==> flow/design.v <==
module add_op(input [31:0] A, input [31:0] B, output [31:0] result);
    assign result = A + B;
endmodule
module sub_op(input [31:0] A, input [31:0] B, output [31:0] result);
    assign result = A - B;
endmodule
module and_op(input [31:0] A, input [31:0] B, output [31:0] result);
    assign result = A & B;
endmodule
module or_op(input [31:0] A, input [31:0] B, output [31:0] result);
    assign result = A | B;
endmodule
module xor_op(input [31:0] A, input [31:0] B, output [31:0] result);
    assign result = A ^ B;
endmodule
module nor_op(input [31:0] A, input [31:0] B, output [31:0] result);
    assign result = ~(A | B);
endmodule
module not_op(input [31:0] A, output [31:0] result);
    assign result = ~A;
endmodule
module sll_op(input [31:0] A, input [31:0] B, output [31:0] result);
    assign result = A << B;
endmodule
module srl_op(input [31:0] A, input [31:0] B, output [31:0] result);
    assign result = A >> B;
endmodule
module sra_op(input [31:0] A, input [31:0] B, output [31:0] result);
    assign result = A >> B;
endmodule
module inc_op(input [31:0] A, output [31:0] result);
    assign result = A + 4;
endmodule
module dec_op(input [31:0] A, output [31:0] result);
    assign result = A - 4;
endmodule
module slt_op(input [31:0] A, input [31:0] B, output [31:0] result);
    assign result = (A < B) ? 32'b1 : 32'b0;
endmodule
module sgt_op(input [31:0] A, input [31:0] B, output [31:0] result);
    assign result = (A > B) ? 32'b1 : 32'b0;
endmodule
module lui_op(input [31:0] B, output [31:0] result);
    assign result = {B[15:0], 16'b0};
endmodule
module alu(
    input [31:0] A,
    input [31:0] B,
    input [3:0] opcode,
    output [31:0] result
);
    wire [31:0] add_result;
    wire [31:0] sub_result;
    wire [31:0] and_result;
    wire [31:0] or_result;
    wire [31:0] xor_result;
    wire [31:0] nor_result;
    wire [31:0] not_result;
    wire [31:0] sll_result;
    wire [31:0] srl_result;
    wire [31:0] sra_result;
    wire [31:0] inc_result;
    wire [31:0] dec_result;
    wire [31:0] slt_result;
    wire [31:0] sgt_result;
    wire [31:0] lui_result;
    add_op add(A, B, add_result);
    sub_op sub(A, B, sub_result);
    and_op and_gate(A, B, and_result);
    or_op or_gate(A, B, or_result);
    xor_op xor_gate(A, B, xor_result);
    nor_op nor_gate(A, B, nor_result);
    not_op not_gate(A, not_result);
    sll_op sll(A, B,sll_result);
    srl_op srl(A, B,srl_result);
    sra_op sra(A, B,sra_result);
    inc_op inc(A,  inc_result);
    dec_op dec(A, dec_result);
    slt_op slt(A, B, slt_result);
    sgt_op sgt(A, B, sgt_result);
    lui_op lui(B, lui_result);
    assign result = (opcode == 4'b0000) ? add_result : 
                    (opcode == 4'b0001) ? sub_result :
                    (opcode == 4'b0010) ? and_result :
                    (opcode == 4'b0011) ? or_result :
                    (opcode == 4'b0100) ? xor_result :
                    (opcode == 4'b0101) ? nor_result :
                    (opcode == 4'b0110) ? not_result :
                    (opcode == 4'b0111) ? sll_result :
                    (opcode == 4'b1000) ? srl_result :
                    (opcode == 4'b1001) ? sra_result :
                    (opcode == 4'b1010) ? inc_result :
                    (opcode == 4'b1011) ? dec_result :
                    (opcode == 4'b1100) ? slt_result :
                    (opcode == 4'b1101) ? sgt_result :
                    (opcode == 4'b1110) ? lui_result : 32'b0;
endmodule
module register_bank(
    input clk,
    input rst,
    input [3:0] read_reg1,
    input [3:0] read_reg2,
    input [3:0] write_reg,
    input [31:0] write_data,
    input write_enable,
    output reg [31:0] data_out1,
    output reg [31:0] data_out2,
    output [15:0] output_display
);
    reg [31:0] registers [15:0];  
    reg [15:0] out_display_reg;
    integer i;
    always @(posedge clk or posedge rst) begin
        if (rst) begin
            for (i = 0; i < 16; i = i + 1)
                registers[i] <= (i == 0 || i == 15) ? 32'd0 : i * 10;
        end else if (write_enable) begin
            registers[write_reg] <= write_data;  
        end
    end
    always @(*) begin
        data_out1 = registers[read_reg1];
        data_out2 = registers[read_reg2];
    end
    always @(posedge clk) begin
        out_display_reg <= registers[write_reg][15:0];  
    end
    assign output_display = out_display_reg;
endmodule
module top_processor(
    input clk,
    input rst,
    input [3:0] rx,      
    input [3:0] ry,      
    input [3:0] rz,      
    input [3:0] op,      
    input write_en,      
    output [31:0] result_out   
);
    wire [31:0] operand1;
    wire [31:0] operand2;
    wire [31:0] alu_result;
    reg [31:0] result_reg;
    always @(posedge clk or posedge rst) begin
        if (rst)
            result_reg <= 32'b0;
        else
            result_reg <= alu_result;
    end
    register_bank reg_bank(
        .clk(clk),
        .rst(rst),
        .read_reg1(ry),
        .read_reg2(rz),
        .write_reg(rx),
        .write_data(alu_result),
        .write_enable(write_en),
        .data_out1(operand1),
        .data_out2(operand2),
        .output_display()
    );
    alu alu_unit(
        .A(operand1),
        .B(operand2),
        .opcode(op),
        .result(alu_result)
    );
    assign result_out = result_reg;
endmodule
### Reports on top_processor

What the tools print for top_processor, step after step.
Lines are those of the file above, counted from 1.
Operators carry their Yosys type and port widths (W data, S select, Z words).
Library cell names are shortened.
A cell with - has no value.

| set-up | value |
|---|---|
| top module | top_processor |
| clock | clk |
| standard-cell library | sky130hd |
| timing corner | tt_025C_1v80 |

### After elaboration

Yosys after proc, flatten, opt, wreduce and memory -nomap, before mapping. Print and check cells are not counted. Equal cells are merged and count once.

| operators by class | value |
|---|---|
| $add $sub $neg | 4 |
| order comparisons | 2 |
| eq/ne operators | 59 |
| shift operators | 2 |
| multiplexer cells | 19 |
| bitwise gates (word level) | 5 |
| reductions and logical operators | 20 |

Operators with widths:

| kind | number |
|---|---|
| $pmux W32 S16 | 2 |
| $mux W32 | 15 |
| $eq A4 B4 Y1 const B | 31 |
| $not A32 Y32 | 2 |
| $eq A4 B3 Y1 const B | 16 |
| $reduce_and A2 Y1 | 16 |
| $add A32 B3 Y32 const B | 1 |
| $sub A32 B3 Y32 const B | 1 |
| $add A32 B32 Y32 | 1 |
| $sub A32 B32 Y32 | 1 |
| $gt A32 B32 Y1 | 1 |
| $lt A32 B32 Y1 | 1 |
| $and A32 B32 Y32 | 1 |
| $or A32 B32 Y32 | 1 |
| $xor A32 B32 Y32 | 1 |
| $shl A32 B32 Y32 | 1 |
| $shr A32 B32 Y32 | 1 |
| $eq A4 B2 Y1 const B | 8 |
| $eq A4 B1 Y1 const B | 4 |
| $logic_not A4 Y1 | 4 |
| $mux W1 | 2 |

| storage and ports | value |
|---|---|
| register bits after elaboration | 544 |
| bits of input ports | 19 |
| output and inout bits | 32 |
| word-level cells | 128 |

### Depth

Longest topological path by Yosys (ltp), each cell counted once; first at word level (registers and memories cut), then after technology mapping (sequential cells cut; the memories' decode and read muxes count).

| depth | value |
|---|---|
| word-level depth | 18 |
| ABC_AREA | 1 |
| mapped depth | 34 |
| depth with buffers taken out | 31 |

### Synthesis result

Source: synth_stat.txt of the flow (Yosys; design flattened, memories mapped). It holds for the ABC_AREA given above (unset counts as 0); a run with the other value may have another netlist.
The area totals of this step are shown rounded.

| mapped netlist | value |
|---|---|
| cell count | 6,715 |
| cell area after synthesis | 40,700 µm² |
| sequential part of the area | 13,700 µm² |
| flip-flop cells | 544 |
| buffer cells | 339 |

Cell types:

| cell | number | area in all (µm²) |
|---|---|---|
| dfrtp_1 | 501 | 1.25E+04 |
| nand2_1 | 3,285 | 1.23E+04 |
| nand3_1 | 615 | 3.08E+03 |
| nor2_1 | 562 | 2.11E+03 |
| inv_1 | 407 | 1.53E+03 |
| dfstp_2 | 43 | 1.13E+03 |
| ha_1 | 90 | 1,126.08 |
| o21ai_0 | 182 | 910.874 |
| a21oi_1 | 145 | 725.696 |
| clkbuf_1 | 192 | 720.691 |
| nand4_1 | 109 | 681.904 |
| buf_2 | 110 | 550.528 |
| xor2_1 | 35 | 306.544 |
| o21ai_1 | 55 | 275.264 |
| nand4_2 | 16 | 200.192 |
| nor3_1 | 39 | 195.187 |
| or2_2 | 29 | 181.424 |
| a211oi_1 | 23 | 172.666 |

Not listed: further types 39, cells in them 277.

### Path before layout

OpenSTA on the mapped netlist: ideal clock, no wires. The path of least setup slack (recovery checks aside). Input and output delay are each 20% of the period. Register names are those of the netlist, which keeps one name where synthesis merged equal registers.

| timing post-synthesis | value |
|---|---|
| kind | input -> register |
| start point | input rz[1] |
| end point | register reg_bank.registers[4][24] |
| clock period | 8.0 ns |
| input delay | 1.600 ns |
| library setup time | 0.118 ns |
| launch time at the first pin | 1.600 ns |
| arrival | 5.437 ns |
| required time | 7.882 ns |
| path slack | 2.445 ns |
| path delay | 3.955 ns |
| stages on the path | 33 |
| buffers on the path | 5 |
| synthesis period reached | 5.555 ns |

"path delay" = arrival - input delay + setup time.
"stages on the path": output pins that drive a net of the path, with the launching flip-flop's if there is one; two outputs of one cell count as two.
"synthesis period reached" = period - worst setup slack (recovery checks aside). The figure is calculated, with input and output delays left at 20% of the set period.
Between the ends stands the longest chain of elaborated cells between them, by number of cells; it is not shown to be the way that was timed. Of several equally long chains one is given.
A line is the first line of the expression or statement that the cell stems from. Yosys adds cells for indexed reads and writes and turns some case tables into memories.

| on the way, post-synthesis | value |
|---|---|
| cell sequence | buf_2 -> inv_1 -> nand2_2 -> nor2_4 -> buf_2 -> nand2_1 -> o21ai_0 -> a211oi_1 -> nand3_1 -> o21ai_2 -> clkbuf_1 -> buf_1 -> ha_1 -> ha_1 -> inv_1 -> nand2_1 -> nand2_1 -> nand2_1 -> a21oi_1 -> nor2_1 -> nor2_1 -> o21ai_1 -> nand2_1 -> nand2_1 -> nand2_1 -> nand2_1 -> nand2_1 -> nand2_1 -> nand2_1 -> nand3_1 -> buf_2 -> nand3_1 -> nand2_1 |
| cells in the longest elaborated chain | 17 |
| elaborated cells between the ends (all ways) | 40 |
| those cells by class | add/sub (2); eq/ne (15); shift (2); mux (16); logic (4); reduce/logical (1) |

Ends and longest elaborated chain, post-synthesis:

| what | line | RTL |
|---|---|---|
| start: declaration | 135 | `input [3:0] rz,` |
| $eq A4 B4 Y1 | 123 | `data_out2 = registers[read_reg2];` |
| $pmux W32 S16 | 123 |  |
| $mux W32 | 96 | `(opcode == 4'b1110) ? lui_result : 32'b0;` |
| $mux W32 | 95 | `(opcode == 4'b1101) ? sgt_result :` |
| $mux W32 | 94 | `(opcode == 4'b1100) ? slt_result :` |
| $mux W32 | 93 | `(opcode == 4'b1011) ? dec_result :` |
| $mux W32 | 92 | `(opcode == 4'b1010) ? inc_result :` |
| (+3 left out) | - |  |
| $mux W32 | 88 | `(opcode == 4'b0110) ? not_result :` |
| $mux W32 | 87 | `(opcode == 4'b0101) ? nor_result :` |
| $mux W32 | 86 | `(opcode == 4'b0100) ? xor_result :` |
| $mux W32 | 85 | `(opcode == 4'b0011) ? or_result :` |
| $mux W32 | 84 | `(opcode == 4'b0010) ? and_result :` |
| $mux W32 | 83 | `(opcode == 4'b0001) ? sub_result :` |
| $mux W32 | 82 | `assign result = (opcode == 4'b0000) ? add_result :` |
| end: assignment | 116 | `registers[i] <= (i == 0 \|\| i == 15) ? 32'd0 : i * 10;` |
| end: assignment | 118 | `registers[write_reg] <= write_data;` |
| end: declaration | 110 | `reg [31:0] registers [15:0];` |

### Path in the finished layout

Path of least setup slack in the final report of run 2 (OpenROAD, finished layout, wires in). Where an end is a register, its clock arrival counts in the times.

| timing after layout | value |
|---|---|
| kind | input -> register |
| start point | input ry[3] |
| end point | register reg_bank.registers[14][0] |
| clock period | 13.3 ns |
| input delay | 2.66 ns |
| library setup time | 0.11 ns |
| launch time at the first pin | 2.66 ns |
| arrival | 10.53 ns |
| required time | 13.87 ns |
| path slack | 3.33 ns |
| stages on the path | 28 |
| buffers on the path | 5 |

Between the ends stands the longest chain of elaborated cells between them, by number of cells; it is not shown to be the way that was timed. Of several equally long chains one is given.

| on the way, after layout | value |
|---|---|
| cell sequence | clkdlybuf4s50_1 -> inv_1 -> nand2_1 -> nor2_2 -> inv_2 -> clkbuf_1 -> buf_8 -> or2_2 -> o21ai_1 -> inv_1 -> ha_1 -> clkbuf_1 -> inv_1 -> a21oi_1 -> inv_1 -> a21oi_1 -> o211ai_1 -> a21oi_1 -> nand2_1 -> nand3_1 -> nand2_1 -> nor2_1 -> nand4_1 -> nand2_1 -> nand4_1 -> buf_2 -> nand2_1 -> nand2_1 |
| cells in the longest elaborated chain | 18 |
| elaborated cells between the ends (all ways) | 46 |
| those cells by class | add/sub (4); compare (2); eq/ne (15); shift (2); mux (17); logic (5); reduce/logical (1) |

Ends and longest elaborated chain, after layout:

| what | line | RTL |
|---|---|---|
| start: declaration | 134 | `input [3:0] ry,` |
| $eq A4 B4 Y1 | 122 | `data_out1 = registers[read_reg1];` |
| $pmux W32 S16 | 122 |  |
| $gt A32 B32 Y1 | 41 | `assign result = (A > B) ? 32'b1 : 32'b0;` |
| $mux W1 | 41 |  |
| $mux W32 | 95 | `(opcode == 4'b1101) ? sgt_result :` |
| $mux W32 | 94 | `(opcode == 4'b1100) ? slt_result :` |
| $mux W32 | 93 | `(opcode == 4'b1011) ? dec_result :` |
| (+4 left out) | - |  |
| $mux W32 | 88 | `(opcode == 4'b0110) ? not_result :` |
| $mux W32 | 87 | `(opcode == 4'b0101) ? nor_result :` |
| $mux W32 | 86 | `(opcode == 4'b0100) ? xor_result :` |
| $mux W32 | 85 | `(opcode == 4'b0011) ? or_result :` |
| $mux W32 | 84 | `(opcode == 4'b0010) ? and_result :` |
| $mux W32 | 83 | `(opcode == 4'b0001) ? sub_result :` |
| $mux W32 | 82 | `assign result = (opcode == 4'b0000) ? add_result :` |
| end: assignment | 116 | `registers[i] <= (i == 0 \|\| i == 15) ? 32'd0 : i * 10;` |
| end: assignment | 118 | `registers[write_reg] <= write_data;` |
| end: declaration | 110 | `reg [31:0] registers [15:0];` |

Nets of the timed path that keep an RTL name, with a line that drives or declares them; the list need not be complete.

Named nets, after layout:

| net | line |
|---|---|
| alu_result[0] | 82 |

Memo
Re: implementation data of top_processor

Flow measurements of top_processor on sky130hd: 3 stored runs with different settings, listed in no order. Input and output delays are each 20% of the period that was set; the output load is 0.01 pF.
By "time on the worst setup path" is meant the share of the clock period that the worst setup path is allowed (20% is reserved at inputs, 20% at outputs), minus its slack. Clock arrival times at its registers enter into it.
"total design power": no workload was simulated; the value follows from the tool's default switching activity.
Measured values are rounded.
Settings: - = not set for that run.
A result given as - is not shown for that run.

| stored run | ABC_AREA | CAP_MARGIN | CELL_PAD_IN_SITES_DETAIL_PLACEMENT | CELL_PAD_IN_SITES_GLOBAL_PLACEMENT | CORE_UTILIZATION | CTS_CLUSTER_SIZE | GPL_TIMING_DRIVEN | HOLD_SLACK_MARGIN | MIN_ROUTING_LAYER | PLACE_DENSITY_LB_ADDON | SLEW_MARGIN | TNS_END_PERCENT | period_ns | CORE_MARGIN | CORE_ASPECT_RATIO | GPL_ROUTABILITY_DRIVEN | CTS_CLUSTER_DIAMETER | MAX_ROUTING_LAYER | PLACE_DENSITY | utilization of the finished layout (%) | lowest setup slack (ns) | Yosys chip area after synthesis (µm²) | worst-case hold slack (ns) | final setup TNS (ns) | total design power (µW) | total die area (µm²) | time on the worst setup path (ns) | worst setup path type |
|---|---|---|---|---|---|---|---|---|---|---|---|---|---|---|---|---|---|---|---|---|---|---|---|---|---|---|---|---|
| run 1 | 1 | 30 | 0 | 1 | 64 | 95 | 0 | 0.05 | met2 | 0.13 | 25 | 90 | 8.0 | 2 | - | - | - | - | - | - | - | - | - | - | - | - | - | - |
| run 2 | 1 | 20 | 0 | - | 43 | 88 | 0 | - | - | - | 0 | 30 | 13.3 | 2 | 0.78 | 0 | - | - | - | 48.4 | 3.33 | 40,700 | 0.466 | 0.000 | 8,320 | 97,300 | 7.31 | input -> register |
| run 3 | 0 | 10 | 0 | 0 | 37 | - | - | - | met2 | - | 15 | - | 11.0 | 6 | 0.82 | 0 | 107 | met4 | 0.82 | - | - | - | - | - | - | - | - | - |

Run 1: did not finish, placement stopped with FLW-0024
Run 3: did not finish, routing stopped with GRT-0116
